==> flow/design.v <==
module a23_multiply (
input                       i_clk,
input                       i_rst,           
input                       i_fetch_stall,
input       [31:0]          i_a_in,          
input       [31:0]          i_b_in,          
input       [1:0]           i_function,
input                       i_execute,
output      [31:0]          o_out,
output      [1:0]           o_flags,         
output reg                  o_done           
);
wire        enable;
wire        accumulate;
wire [33:0] multiplier;
wire [33:0] multiplier_bar;
wire [33:0] sum;
wire [33:0] sum34_b;
reg  [5:0]  count;
reg  [5:0]  count_nxt;
reg  [67:0] product;
reg  [67:0] product_nxt;
reg  [1:0]  flags_nxt;
wire [32:0] sum_acc1;            
assign enable         = i_function[0];
assign accumulate     = i_function[1];
assign multiplier     =  { 2'd0, i_a_in} ;
assign multiplier_bar = ~{ 2'd0, i_a_in} + 34'd1 ;
assign sum34_b        =  product[1:0] == 2'b01 ? multiplier     :
                         product[1:0] == 2'b10 ? multiplier_bar :
                                                 34'd0          ;
    assign sum =  product[67:34] + sum34_b;
    assign sum_acc1 = {1'd0, product[32:1]} + {1'd0, i_a_in};
always @*
    begin
    count_nxt           = count;
    product_nxt         = product;
    flags_nxt   = { product[32], product[32:1] == 32'd0 }; 
    if ( count == 6'd0 )
        product_nxt = {33'd0, 1'd0, i_b_in, 1'd0 } ;
    else if ( count <= 6'd33 )
        product_nxt = { sum[33], sum, product[33:1]} ;
    else if ( count == 6'd34 && accumulate )
        begin
        product_nxt         = { product[64:33], sum_acc1[31:0], 1'd0};  
        end
    if (count == 6'd0)   
        count_nxt   = enable ? 6'd1 : 6'd0;
    else if ((count == 6'd34 && !accumulate) ||   
             (count == 6'd35 &&  accumulate)  )   
        count_nxt   = 6'd0;
    else
        count_nxt   = count + 1'd1;
    end
always @ ( posedge i_clk )
    if ( i_rst )
        begin
        count           <= 6'd0;
        o_done          <= 1'd0;
        end
    else if ( !i_fetch_stall )
        begin
        count           <= i_execute ? count_nxt          : count;           
        product         <= i_execute ? product_nxt        : product;        
        o_done          <= i_execute ? count == 6'd31     : o_done;          
        end
assign o_out   = product[32:1]; 
assign o_flags = flags_nxt;
endmodule
module amber_mul (
input                       i_clk,
input                       i_rst,           
input                       i_start,
input                       i_accumulate,    
input       [31:0]          i_a,             
input       [31:0]          i_b,             
input       [31:0]          i_c,             
output                      o_ready,
output                      o_done,
output      [31:0]          o_result,
output      [1:0]           o_flags          
);
reg         busy;
reg         acc_q;
reg  [31:0] a_q;
reg  [31:0] c_q;
reg         done_d1;
reg         done_d2;
reg         done_d3;
wire        mult_done;
wire        take;
wire [31:0] mult_a;
wire [1:0]  mult_function;
assign take          = i_start && !busy;
assign o_ready       = !busy;
assign mult_a        = done_d2 ? c_q : a_q;
assign mult_function = busy ? { acc_q, 1'd0 } : { i_accumulate, take };
always @ ( posedge i_clk )
    if ( take )
        begin
        acc_q <= i_accumulate;
        a_q   <= i_a;
        c_q   <= i_c;
        end
always @ ( posedge i_clk )
    if ( i_rst )
        begin
        busy    <= 1'd0;
        done_d1 <= 1'd0;
        done_d2 <= 1'd0;
        done_d3 <= 1'd0;
        end
    else
        begin
        busy    <= take ? 1'd1 : ( o_done ? 1'd0 : busy );
        done_d1 <= mult_done;
        done_d2 <= done_d1;
        done_d3 <= done_d2 && acc_q;
        end
assign o_done = busy && ( acc_q ? done_d3 : done_d2 );
a23_multiply u_multiply (
    .i_clk          ( i_clk          ),
    .i_rst          ( i_rst          ),
    .i_fetch_stall  ( 1'd0           ),
    .i_a_in         ( mult_a         ),
    .i_b_in         ( i_b            ),
    .i_function     ( mult_function  ),
    .i_execute      ( 1'd1           ),
    .o_out          ( o_result       ),
    .o_flags        ( o_flags        ),
    .o_done         ( mult_done      )
);
endmodule
Lab notebook: amber_mul

== From RTL to reports: amber_mul ==
Each step is given for the RTL above and for the edited RTL.
Lines under "before" count in the file above, lines under "after" in the edited file.
"change": "after" minus "before" as printed here. "relative change": 100 x difference / "before".
Cell names lack the library's common part.
The mark n/a stands for no value.

* Design top: amber_mul
* Clock: i_clk
* Cell library: sky130hd
* Library corner: tt_025C_1v80

== Diff ==
The edit as a unified diff against the file above.
The edited RTL no longer does the same as the RTL above: the edit was made by script, with no optimisation intended.

<pre>
@@ -31,5 +31,7 @@
                                                  34'd0          ;
     assign sum =  product[67:34] + sum34_b;
-    assign sum_acc1 = {1'd0, product[32:1]} + {1'd0, i_a_in};
+    reg [32:0] sum_acc1_dly;
+    always @(posedge i_clk) sum_acc1_dly <= {1'd0, product[32:1]} + {1'd0, i_a_in};
+    assign sum_acc1 = sum_acc1_dly;
 always @*
     begin
</pre>

== Word level ==
Yosys after proc, flatten, opt, wreduce and memory -nomap, before mapping. Memory bits, and registers merged into a memory's read port (data or address), are not among the register bits. Print and check cells are not counted. Equal cells are merged and count once.

{| class="wikitable"
|+ Storage and ports
! what !! before !! after !! change !! relative change (%)
|-
| register bits || 144 || 176 || +32 || +22.22
|-
| input bits || 100 || 100 || 0 || 0.00
|-
| output and inout bits || 36 || 36 || 0 || 0.00
|-
| word-level cells || 50 || 51 || +1 || +2.00
|}

{| class="wikitable"
|+ Cells by class
! what !! before !! after !! change !! relative change (%)
|-
| add/sub/neg operators || 4 || 4 || 0 || 0.00
|-
| $lt $le $gt $ge || 1 || 1 || 0 || 0.00
|-
| eq/ne operators || 5 || 5 || 0 || 0.00
|-
| multiplexer cells || 13 || 13 || 0 || 0.00
|-
| bitwise gates (word level) || 2 || 2 || 0 || 0.00
|-
| reductions and logical operators || 14 || 14 || 0 || 0.00
|}

Operator kinds equal on both sides are left out: 26.

== Logic depth ==
Longest topological path by Yosys (ltp), each cell counted once; first at word level (registers and memories cut), then after technology mapping (sequential cells cut; the memories' decode and read muxes count).

{| class="wikitable"
|+ Depth
! what !! before !! after !! change !! relative change (%)
|-
| depth in word-level cells || 8 || 8 || 0 || 0.00
|-
| ABC_AREA || 0 || 0 || n/a || n/a
|-
| depth in mapped cells || 26 || 24 || -2 || -7.69
|}

== Synthesis result ==
Source: synth_stat.txt of the flow (Yosys; design flattened, memories mapped). It holds for the ABC_AREA given above (unset counts as 0); a run with the other value may have another netlist.

{| class="wikitable"
|+ Synthesis totals
! what !! before !! after !! change !! relative change (%)
|-
| mapped cells || 1020 || 1118 || +98 || +9.61
|-
| cell area after synthesis (mm^2) || 0.0102035 || 0.0110756 || +0.0008721 || +8.55
|-
| flip-flops || 143 || 175 || +32 || +22.38
|}

{| class="wikitable"
|+ Cell types
! cell !! before !! after !! change !! relative change (%)
|-
| nand2_1 || 48 || 110 || +62 || +129.17
|-
| o21ai_0 || 65 || 21 || -44 || -67.69
|-
| dfxtp_1 || 11 || 43 || +32 || +290.91
|-
| nor2_1 || 70 || 87 || +17 || +24.29
|-
| xnor2_1 || 50 || 62 || +12 || +24.00
|-
| o21ai_1 || 1 || 12 || +11 || +1100.00
|-
| xor2_1 || 27 || 17 || -10 || -37.04
|-
| a22oi_1 || 24 || 33 || +9 || +37.50
|-
| a21oi_1 || 63 || 70 || +7 || +11.11
|-
| clkbuf_1 || 26 || 33 || +7 || +26.92
|-
| nand2b_1 || 17 || 11 || -6 || -35.29
|-
| o211ai_1 || 11 || 5 || -6 || -54.55
|-
| a221o_1 || 7 || 1 || -6 || -85.71
|-
| a21o_1 || 30 || 35 || +5 || +16.67
|-
| a211oi_1 || 10 || 5 || -5 || -50.00
|-
| o31ai_1 || 9 || 4 || -5 || -55.56
|-
| or3_1 || 5 || 10 || +5 || +100.00
|-
| o21bai_1 || 2 || 7 || +5 || +250.00
|}

Cell types equal on both sides are left out: 15.
Not every row of either side is listed.
By module: a second synthesis without flattening, with its own total; a netlist apart from the flattened one above.

{| class="wikitable"
|+ Second synthesis, totals
! what !! before !! after !! change !! relative change (%)
|-
| cell total of the unflattened synthesis || 1052 || 1126 || +74 || +7.03
|-
| area total of the unflattened synthesis (mm^2) || 0.0104325 || 0.0111057 || +0.0006732 || +6.45
|}

Rows give one instance, submodules left out.

{| class="wikitable"
|+ By module, before
! module !! times used !! cells !! area (mm^2) !! seq. area (mm^2)
|-
| a23_multiply || 1 || 934 || 0.00778 || 0.0021521
|-
| amber_mul || 1 || 118 || 0.0026525 || 0.0020319
|}

{| class="wikitable"
|+ By module, after
! module !! times used !! cells !! area (mm^2) !! seq. area (mm^2)
|-
| a23_multiply || 1 || 1008 || 0.0084531 || 0.0027927
|-
| amber_mul || 1 || 118 || 0.0026525 || 0.0020319
|}

== Timing after synthesis ==
OpenSTA on the mapped netlist: ideal clock, no wires. The path of least setup slack (recovery checks aside). Input and output delay are each 20% of the period. Register names are those of the netlist, which keeps one name where synthesis merged equal registers.

{| class="wikitable"
|+ Path post-synthesis
! what !! before !! after !! change !! relative change (%)
|-
| path kind || reg2reg || reg2reg || n/a || n/a
|-
| start point || register done_d2 || register done_d2 || n/a || n/a
|-
| end point || register (name not given) || register (name not given) || n/a || n/a
|-
| period (ns) || 5.0 || 5.0 || 0.0 || 0.00
|-
| setup time (ns) || 0.266 || 0.266 || 0.000 || n/a
|-
| launch time at the first pin (ns) || 0.000 || 0.000 || 0.000 || n/a
|-
| arrival time (ns) || 5.672 || 5.060 || -0.612 || -10.79
|-
| required time (ns) || 4.734 || 4.734 || 0.000 || 0.00
|-
| slack (ns) || -0.938 || -0.326 || +0.612 || n/a
|-
| delay of the path (ns) || 5.938 || 5.326 || -0.612 || -10.31
|-
| driving pins on the path || 27 || 24 || -3 || -11.11
|-
| path buffers || 7 || 6 || -1 || -14.29
|-
| period reached after synthesis (ns) || 5.938 || 5.326 || -0.612 || -10.31
|}

"delay of the path" = arrival - input delay + setup time.
"driving pins on the path": output pins that drive a net of the path, with the launching flip-flop's if there is one; two outputs of one cell count as two.
"period reached after synthesis" is the clock period less the worst setup slack; recovery checks do not enter. This is arithmetic on one report: input and output delays are still those of the set period (20% each).
The rows between start and end are the longest chain of elaborated cells between them; the timing report does not say that the signal goes this way. Where chains are equally long, one stands for them.
Each line given opens the expression or statement behind the cell; cells for indexed reads and writes are added by Yosys, which also makes memories of some case tables.

On the way, post-synthesis, before:
* Path through: dfxtp_1 buf_6 buf_12 buf_6 buf_2 buf_2 buf_1 mux2i_1 ha_1 o211ai_2 or4_4 nor2b_4 nand3_4 a2111oi_4 xnor2_1 o22ai_1 ha_1 clkbuf_1 a21oi_1 o21ai_0 a21o_1 a21o_1 a21oi_1 o211ai_1 a31oi_1 xor2_1 nor2_1
* Cells in the longest elaborated chain: 7
* Elaborated cells between the ends (all ways): 7
* Source lines of those cells: 6

{| class="wikitable"
|+ Ends and longest elaborated chain, post-synthesis, before
! what !! line !! text
|-
| from (decl) || 88 || <nowiki>reg         done_d2;</nowiki>
|-
| from (assign) || 110 || <nowiki>done_d2 <= 1'd0;</nowiki>
|-
| from (assign) || 117 || <nowiki>done_d2 <= done_d1;</nowiki>
|-
| 32-bit two-way mux || 96 || <nowiki>assign mult_a        = done_d2 ? c_q : a_q;</nowiki>
|-
| 32-bit NOT with 34-bit output || 28 || <nowiki>assign multiplier_bar = ~{ 2'd0, i_a_in} + 34'd1 ;</nowiki>
|-
| 34-bit by 1-bit adder with 34-bit output || 28 ||
|-
| 34-bit two-way mux || 30 ||
|-
| 34-bit two-way mux || 29 ||
|-
| 34-bit adder || 32 ||
|-
| 68-bit two-way mux || 41 || <nowiki>else if ( count <= 6'd33 )</nowiki>
|-
| to (assign) || 64 ||
|-
| to (decl) || 21 ||
|}

On the way, post-synthesis, after:
* Path through: dfxtp_1 buf_6 buf_4 buf_4 clkbuf_1 clkbuf_1 mux2i_1 ha_1 o211ai_1 nor4_4 nand2_2 nor4_4 nand3b_1 xnor2_1 o22ai_1 ha_1 clkbuf_1 and3_1 and2_1 nand3_1 a2111oi_0 o22ai_1 xor2_1 nor2_1
* Cells in the longest elaborated chain: 7
* Elaborated cells between the ends (all ways): 7
* Source lines of those cells: 6

{| class="wikitable"
|+ Ends and longest elaborated chain, post-synthesis, after
! what !! line !! text
|-
| from (decl) || 90 || <nowiki>reg         done_d2;</nowiki>
|-
| from (assign) || 112 || <nowiki>done_d2 <= 1'd0;</nowiki>
|-
| from (assign) || 119 || <nowiki>done_d2 <= done_d1;</nowiki>
|-
| 32-bit two-way mux || 98 || <nowiki>assign mult_a        = done_d2 ? c_q : a_q;</nowiki>
|-
| 32-bit NOT with 34-bit output || 28 || <nowiki>assign multiplier_bar = ~{ 2'd0, i_a_in} + 34'd1 ;</nowiki>
|-
| 34-bit by 1-bit adder with 34-bit output || 28 ||
|-
| 34-bit two-way mux || 30 ||
|-
| 34-bit two-way mux || 29 ||
|-
| 34-bit adder || 32 ||
|-
| 68-bit two-way mux || 43 || <nowiki>else if ( count <= 6'd33 )</nowiki>
|-
| to (assign) || 66 ||
|-
| to (decl) || 21 ||
|}

== Timing after layout ==
From the final timing report of the runs of pair 1: the path of least setup slack in the routed layout; clock arrival at registers is part of the times.

{| class="wikitable"
|+ Path post-layout
! what !! before !! after !! change !! relative change (%)
|-
| path kind || reg2reg || reg2reg || n/a || n/a
|-
| start point || register done_d2 || register done_d2 || n/a || n/a
|-
| end point || register (name not given) || register (name not given) || n/a || n/a
|-
| period (ns) || 4.85 || 4.85 || 0.00 || 0.00
|-
| setup time (ns) || 0.27 || 0.24 || -0.03 || n/a
|-
| launch time at the first pin (ns) || 0.42 || 0.43 || +0.01 || +2.38
|-
| arrival time (ns) || 4.79 || 4.74 || -0.05 || -1.04
|-
| required time (ns) || 5.00 || 5.03 || +0.03 || +0.60
|-
| slack (ns) || 0.21 || 0.29 || +0.08 || n/a
|-
| driving pins on the path || 18 || 19 || +1 || +5.56
|-
| path buffers || 1 || 3 || +2 || +200.00
|}

The rows between start and end are the longest chain of elaborated cells between them; the timing report does not say that the signal goes this way. Where chains are equally long, one stands for them.

On the way, post-layout, before:
* Path through: dfxtp_4 buf_12 mux2i_4 o211ai_2 or4_4 nor2b_4 nand3_1 xnor2_1 o22ai_1 ha_1 a21oi_1 o21ai_0 o21ai_1 a211oi_2 o211a_1 o32a_1 xnor2_1 nor2_1
* Cells in the longest elaborated chain: 7
* Elaborated cells between the ends (all ways): 7
* Source lines of those cells: 6

{| class="wikitable"
|+ Ends and longest elaborated chain, post-layout, before
! what !! line !! text
|-
| from (decl) || 88 || <nowiki>reg         done_d2;</nowiki>
|-
| from (assign) || 110 || <nowiki>done_d2 <= 1'd0;</nowiki>
|-
| from (assign) || 117 || <nowiki>done_d2 <= done_d1;</nowiki>
|-
| 32-bit two-way mux || 96 || <nowiki>assign mult_a        = done_d2 ? c_q : a_q;</nowiki>
|-
| 32-bit NOT with 34-bit output || 28 || <nowiki>assign multiplier_bar = ~{ 2'd0, i_a_in} + 34'd1 ;</nowiki>
|-
| 34-bit by 1-bit adder with 34-bit output || 28 ||
|-
| 34-bit two-way mux || 30 ||
|-
| 34-bit two-way mux || 29 ||
|-
| 34-bit adder || 32 ||
|-
| 68-bit two-way mux || 41 || <nowiki>else if ( count <= 6'd33 )</nowiki>
|-
| to (assign) || 64 ||
|-
| to (decl) || 21 ||
|}

On the way, post-layout, after:
* Path through: dfxtp_4 buf_12 buf_4 mux2i_4 o21ai_2 nor3_1 buf_4 nand3_1 nor3_1 xnor2_1 o22ai_1 ha_1 and3_1 and2_1 nand3_1 a2111oi_1 o22ai_1 xor2_1 nor2_1
* Cells in the longest elaborated chain: 7
* Elaborated cells between the ends (all ways): 7
* Source lines of those cells: 6

{| class="wikitable"
|+ Ends and longest elaborated chain, post-layout, after
! what !! line !! text
|-
| from (decl) || 90 || <nowiki>reg         done_d2;</nowiki>
|-
| from (assign) || 112 || <nowiki>done_d2 <= 1'd0;</nowiki>
|-
| from (assign) || 119 || <nowiki>done_d2 <= done_d1;</nowiki>
|-
| 32-bit two-way mux || 98 || <nowiki>assign mult_a        = done_d2 ? c_q : a_q;</nowiki>
|-
| 32-bit NOT with 34-bit output || 28 || <nowiki>assign multiplier_bar = ~{ 2'd0, i_a_in} + 34'd1 ;</nowiki>
|-
| 34-bit by 1-bit adder with 34-bit output || 28 ||
|-
| 34-bit two-way mux || 30 ||
|-
| 34-bit two-way mux || 29 ||
|-
| 34-bit adder || 32 ||
|-
| 68-bit two-way mux || 43 || <nowiki>else if ( count <= 6'd33 )</nowiki>
|-
| to (assign) || 66 ||
|-
| to (decl) || 21 ||
|}

== Measured runs ==
Both versions went through the flow (Yosys, OpenROAD) with the same settings in each pair. Constraints: input delay and output delay 20% of the set period each, output load 0.01 pF.

Settings, pair 1:
* CORE_UTILIZATION: 40
* PLACE_DENSITY: 0.6
* period_ns: 4.85
* CAP_MARGIN: 20
* CORE_MARGIN: 2
* SLEW_MARGIN: 20

{| class="wikitable"
|+ Results, pair 1
! what !! before !! after !! change !! relative change (%)
|-
| cell area after synthesis (mm^2) || 0.0102035 || 0.0110756 || +0.0008721 || +8.55
|-
| overall die area (mm^2) || 0.0268026 || 0.0290362 || +0.0022336 || +8.33
|-
| standard-cell area of the final layout (mm^2) || 0.012557 || 0.0133328 || +0.0007758 || +6.18
|-
| lowest setup slack (ns) || 0.211 || 0.293 || +0.082 || n/a
|-
| total negative setup slack (ns) || 0.000 || 0.000 || 0.000 || n/a
|-
| worst hold slack (ns) || 0.460 || 0.445 || -0.015 || n/a
|-
| reached clock period (ns) || 4.639 || 4.557 || -0.082 || -1.77
|}

Settings, pair 2:
* ABC_AREA: 1
* CAP_MARGIN: 10
* CELL_PAD_IN_SITES_DETAIL_PLACEMENT: 2
* CORE_ASPECT_RATIO: 1.49
* CORE_UTILIZATION: 21
* GPL_ROUTABILITY_DRIVEN: 0
* MAX_ROUTING_LAYER: met4
* MIN_ROUTING_LAYER: met1
* PLACE_DENSITY_LB_ADDON: 0.11
* SETUP_SLACK_MARGIN: -0.01
* TNS_END_PERCENT: 85
* period_ns: 3.14
* CORE_MARGIN: 2
* SLEW_MARGIN: 20

{| class="wikitable"
|+ Results, pair 2
! what !! before !! after !! change !! relative change (%)
|-
| cell area after synthesis (mm^2) || 0.0110681 || 0.011705 || +0.0006369 || +5.75
|-
| overall die area (mm^2) || 0.0545944 || 0.0576793 || +0.0030849 || +5.65
|-
| standard-cell area of the final layout (mm^2) || 0.0172453 || 0.0172328 || -0.0000125 || -0.07
|-
| lowest setup slack (ns) || -0.428 || -0.390 || +0.038 || n/a
|-
| total negative setup slack (ns) || -6.563 || -7.047 || -0.484 || n/a
|-
| worst hold slack (ns) || 0.436 || 0.423 || -0.013 || n/a
|-
| reached clock period (ns) || 3.568 || 3.530 || -0.038 || -1.07
|}

"reached clock period": clock period set for the run, less the worst setup slack. It is reckoned from that one timing run; input and output delays stay at 20% of the period that was set.
